==> flow/design.v <==
`timescale 1ns / 1ps
module magnitude_wrapper(
	input aclk,
	input aresetn,
	input s_i_data_valid,
	output reg s_o_data_ready,
	input [31:0] s_i_data,
	output reg m_o_data_valid,
	input m_i_data_ready,
	output reg [31:0] m_o_data
    );
	reg [31:0] o_data_temp;
	reg [15:0] data_real;
	reg [15:0] data_imag;
	reg start_calc;
	reg ack_calc;
	wire [15:0] in_real = s_i_data[15:0];
	wire [15:0] in_imag = s_i_data[31:16];
	always @ (posedge aclk)
		begin
			if (aresetn == 0) begin
				s_o_data_ready <= 1'b0;
				start_calc <= 1'b0;
			end
			if (ack_calc == 1'b1) begin
				start_calc <= 0;
			end
			if ( (s_i_data_valid == 1'b1) && (ack_calc == 0)) begin
				if (in_real[15] == 1'b1)
					data_real <= ~in_real + 16'd1;
				else
					data_real <= in_real;
				if (in_imag[15] == 1'b1)
					data_imag <= ~in_imag + 16'd1;
				else
					data_imag <= in_imag;
				s_o_data_ready <= 1;
				start_calc <= 1'b1;
			end
		end
	always @ (posedge aclk)
		begin
			if (aresetn == 0) begin
				ack_calc <= 0;
			end
			if (start_calc == 1'b1) begin
				ack_calc <= 1;
				o_data_temp <= data_real*data_real + data_imag*data_imag;
			end
			else begin
				ack_calc <= 0;
			end
		end
	always @ (posedge aclk)
		begin
			if (aresetn == 0) begin
				m_o_data_valid <= 1'b0;
			end
			if (m_i_data_ready == 1'b1) begin
				if (ack_calc == 0) begin
					m_o_data_valid <= 1'b0;
				end
				else begin
					m_o_data_valid <= 1'b1;
					m_o_data <= o_data_temp;
				end
			end
		end
endmodule
Step by step through the tools: magnitude_wrapper. What the tools print for magnitude_wrapper, step after step. Lines are those of the file above, counted from 1. A cell with n/a has no value.

Top: magnitude_wrapper. Clock: aclk. Standard-cell library: sky130hd. Timing corner: tt_025C_1v80.

Word-level counts. Counts by Yosys on the flattened word-level netlist (proc, flatten, opt, wreduce; memories kept). Register bits leave out memories and registers merged into their read ports (data or address). Print and check cells are left out. Cells with the same type and inputs are merged into one.

The figure for input bits is 36. Under flip-flop bits (word level) stands 100.

The entry for bitwise logic cells reads 3. The figure for reduce/logical cells is 2. For add/subtract/negate cells the number is 3. For $mul the number is 2. Under eq/ne operators stands 2. For muxes and demuxes the number is 7.

Operators by type and width (count): 16-bit by 16-bit multiplier with 32-bit output (2); 16-bit by 1-bit adder with 16-bit output with constant B (2); 16-bit NOT (2); 32-bit adder (1); 15-bit two-way mux (2); 1-bit two-way mux (5); 2-bit by 1-bit != test with 1-bit output with constant B (2); 2-bit AND reduction (1); 1-bit logical AND (1); 1-bit NOT (1).

Longest topological paths. Depth = most cells in a row (Yosys ltp): at word level without a register or memory, in the mapped netlist without a sequential cell, where the memories' decode and read muxes count.

The entry for depth in word-level cells reads 3. For ABC_AREA the number is 0. The entry for gate-level depth with buffers reads 27. For mapped depth without buffers the number is 24.

Netlist. The flow's flattened synthesis, as Yosys stat reports it; memories are mapped. The netlist is that of the ABC_AREA named above (0 if unset); the other value can give another one.

Cells by type (count): sky130_fd_sc_hd__fa_1 (384); sky130_fd_sc_hd__edfxtp_1 (97); sky130_fd_sc_hd__ha_1 (195); sky130_fd_sc_hd__inv_1 (515); sky130_fd_sc_hd__and2_1 (127); sky130_fd_sc_hd__nand2_1 (133); sky130_fd_sc_hd__xnor2_1 (47); sky130_fd_sc_hd__clkbuf_1 (45); sky130_fd_sc_hd__xor2_1 (18); sky130_fd_sc_hd__a21o_1 (18); sky130_fd_sc_hd__nor2_1 (36); sky130_fd_sc_hd__o21ai_0 (25); sky130_fd_sc_hd__a21oi_1 (20); sky130_fd_sc_hd__nor2b_1 (10); sky130_fd_sc_hd__dfxtp_1 (3); sky130_fd_sc_hd__o31ai_1 (8); sky130_fd_sc_hd__a211oi_1 (7); sky130_fd_sc_hd__nor3_1 (10).

Not listed: further types 41, cells in them 93.

For synthesis area the number is 18541.5 um^2. Under sequential part of the area stands 2972.9 um^2. Cell count: 1791. Mapped flip-flops: 100.

Worst setup path after synthesis. OpenSTA on the mapped netlist: ideal clock, no wires. The path of least setup slack (recovery checks aside). Input and output delay are each 20% of the period. Register names are those of the netlist, which keeps one name where synthesis merged equal registers.

Path type: register -> register. From: reg data_real[4]. To: reg o_data_temp[30]. The entry for launch time at the first pin reads 0.000 ns. The entry for arrival time reads 6.777 ns. Required time: 9.739 ns. Under stages stands 22. Setup slack: 2.962 ns. Under path buffers stands 1. The entry for clock period reads 10.0 ns. Under library setup time stands 0.261 ns. Under path delay stands 7.038 ns. The figure for synthesis period reached is 7.038 ns.

"path delay" = arrival - input delay + setup time. "stages" counts driving pins, that of a launching flip-flop among them; a cell with two outputs on the path counts twice. "synthesis period reached" = period - worst setup slack (recovery checks aside). The figure is calculated, with input and output delays left at 20% of the set period. Between the ends stands the longest chain of elaborated cells between them, by number of cells; it is not shown to be the way that was timed. Of several equally long chains one is given. Each line given opens the expression or statement behind the cell; cells for indexed reads and writes are added by Yosys, which also makes memories of some case tables.

Path through: sky130_fd_sc_hd__edfxtp_1 -> sky130_fd_sc_hd__clkbuf_1 -> sky130_fd_sc_hd__nand2_1 -> sky130_fd_sc_hd__fa_1 -> sky130_fd_sc_hd__inv_1 -> sky130_fd_sc_hd__fa_1 -> sky130_fd_sc_hd__inv_1 -> sky130_fd_sc_hd__fa_1 -> sky130_fd_sc_hd__fa_1 -> sky130_fd_sc_hd__inv_1 -> sky130_fd_sc_hd__fa_1 -> sky130_fd_sc_hd__fa_1 -> sky130_fd_sc_hd__fa_1 -> sky130_fd_sc_hd__fa_1 -> sky130_fd_sc_hd__ha_1 -> sky130_fd_sc_hd__and4_4 -> sky130_fd_sc_hd__and2_4 -> sky130_fd_sc_hd__nand3_4 -> sky130_fd_sc_hd__a2111o_1 -> sky130_fd_sc_hd__a21o_1 -> sky130_fd_sc_hd__and4_4 -> sky130_fd_sc_hd__a311o_1. For length of the longest elaborated chain the number is 2. Under elaborated cells between the ends (all ways) stands 2. Under RTL lines with such cells stands 1. Classes of those cells: add/sub (1); mul (1).

Ends and longest elaborated chain, after synthesis: from (decl) (line 13) `reg [15:0] data_real;`; from (assign) (line 30) `data_real <= ~in_real + 16'd1;`; from (assign) (line 32) `data_real <= in_real;`; 16-bit by 16-bit multiplier with 32-bit output (line 48) `o_data_temp <= data_real*data_real + data_imag*data_imag;`; 32-bit adder (line 48); to (assign) (line 48); to (decl) (line 12) `reg [31:0] o_data_temp;`.

Timing after layout. From the final timing report of run 1: the path of least setup slack in the routed layout; clock arrival at registers is part of the times.

Path type: register -> register. From: reg data_real[11]. To: reg o_data_temp[31]. The entry for clock period reads 10.0 ns. Required time: 10.12 ns. Under library setup time stands 0.25 ns. Setup slack: 2.06 ns. Under stages stands 23. The entry for arrival time reads 8.07 ns. Under path buffers stands 0. The entry for launch time at the first pin reads 0.38 ns.

Between the ends stands the longest chain of elaborated cells between them, by number of cells; it is not shown to be the way that was timed. Of several equally long chains one is given.

Path through: sky130_fd_sc_hd__edfxtp_1 -> sky130_fd_sc_hd__inv_1 -> sky130_fd_sc_hd__nor2_1 -> sky130_fd_sc_hd__fa_1 -> sky130_fd_sc_hd__inv_1 -> sky130_fd_sc_hd__fa_1 -> sky130_fd_sc_hd__fa_1 -> sky130_fd_sc_hd__fa_1 -> sky130_fd_sc_hd__inv_1 -> sky130_fd_sc_hd__fa_1 -> sky130_fd_sc_hd__fa_1 -> sky130_fd_sc_hd__fa_1 -> sky130_fd_sc_hd__inv_1 -> sky130_fd_sc_hd__fa_1 -> sky130_fd_sc_hd__inv_1 -> sky130_fd_sc_hd__ha_1 -> sky130_fd_sc_hd__a211oi_1 -> sky130_fd_sc_hd__o21ai_0 -> sky130_fd_sc_hd__a221oi_1 -> sky130_fd_sc_hd__a2bb2oi_1 -> sky130_fd_sc_hd__a31oi_1 -> sky130_fd_sc_hd__o21ai_0 -> sky130_fd_sc_hd__a211oi_1. For length of the longest elaborated chain the number is 2. Under elaborated cells between the ends (all ways) stands 2. Under RTL lines with such cells stands 1. Classes of those cells: add/sub (1); mul (1).

Ends and longest elaborated chain, post-layout: from (decl) (line 13) `reg [15:0] data_real;`; from (assign) (line 30) `data_real <= ~in_real + 16'd1;`; from (assign) (line 32) `data_real <= in_real;`; 16-bit by 16-bit multiplier with 32-bit output (line 48) `o_data_temp <= data_real*data_real + data_imag*data_imag;`; 32-bit adder (line 48); to (assign) (line 48); to (decl) (line 12) `reg [31:0] o_data_temp;`.

==> runs of magnitude_wrapper <==
Record of 3 stored runs of the RTL-to-layout flow on magnitude_wrapper, platform sky130hd. The runs are unordered. Constraints: input delay and output delay 20% of the set period each, output load 0.01 pF. "achieved period": clock period set for the run, less the worst setup slack. It is reckoned from that one timing run; input and output delays stay at 20% of the period that was set. "time of the worst setup path": the worst setup path's part of the clock period (all of it between registers, 20% less for each end at a port) less its slack. A launch clock that arrives late makes it longer, a capture clock that arrives late makes it shorter.

Run 1 has these settings: CORE_MARGIN 9; CTS_CLUSTER_DIAMETER 97; period_ns 10.0; CAP_MARGIN 20; CORE_UTILIZATION 40; SLEW_MARGIN 20. The setup TNS comes to 0.000 ns. The worst setup slack after layout stands at 2.056 ns. The measured time of the worst setup path is 7.94 ns. Class of the worst setup path: register -> register. The post-route utilization is 44.1 %. The standard-cell area after layout comes to 20,096.8 um^2. The measured synthesized cell area is 18,541.5 um^2. The die size reads 54,428.9 um^2. The measured achieved period is 7.944 ns. The measured lowest hold slack is 0.421 ns.

Run 2 has these settings: CAP_MARGIN 35; CELL_PAD_IN_SITES_DETAIL_PLACEMENT 2; CORE_MARGIN 6; CORE_UTILIZATION 26; CTS_CLUSTER_SIZE 66; GPL_ROUTABILITY_DRIVEN 0; MIN_ROUTING_LAYER met2; SETUP_SLACK_MARGIN -0.36; period_ns 11.4; SLEW_MARGIN 20. The setup TNS comes to 0.000 ns. The worst setup slack after layout stands at 2.663 ns. The measured time of the worst setup path is 8.74 ns. Class of the worst setup path: register -> register. The post-route utilization is 29.4 %. The standard-cell area after layout comes to 20,657.3 um^2. The measured synthesized cell area is 18,541.5 um^2. The die size reads 77,866.1 um^2. The measured achieved period is 8.737 ns. The measured lowest hold slack is 0.402 ns.

Run 3 has these settings: CAP_MARGIN 10; CORE_UTILIZATION 32; SETUP_SLACK_MARGIN -0.36; period_ns 11.4; CORE_MARGIN 2; SLEW_MARGIN 20. The setup TNS comes to 0.000 ns. The worst setup slack after layout stands at 3.142 ns. The measured time of the worst setup path is 8.26 ns. Class of the worst setup path: register -> register. The post-route utilization is 35.3 %. The standard-cell area after layout comes to 20,288.2 um^2. The measured synthesized cell area is 18,541.5 um^2. The die size reads 59,883.0 um^2. The measured achieved period is 8.258 ns. The measured lowest hold slack is 0.376 ns.
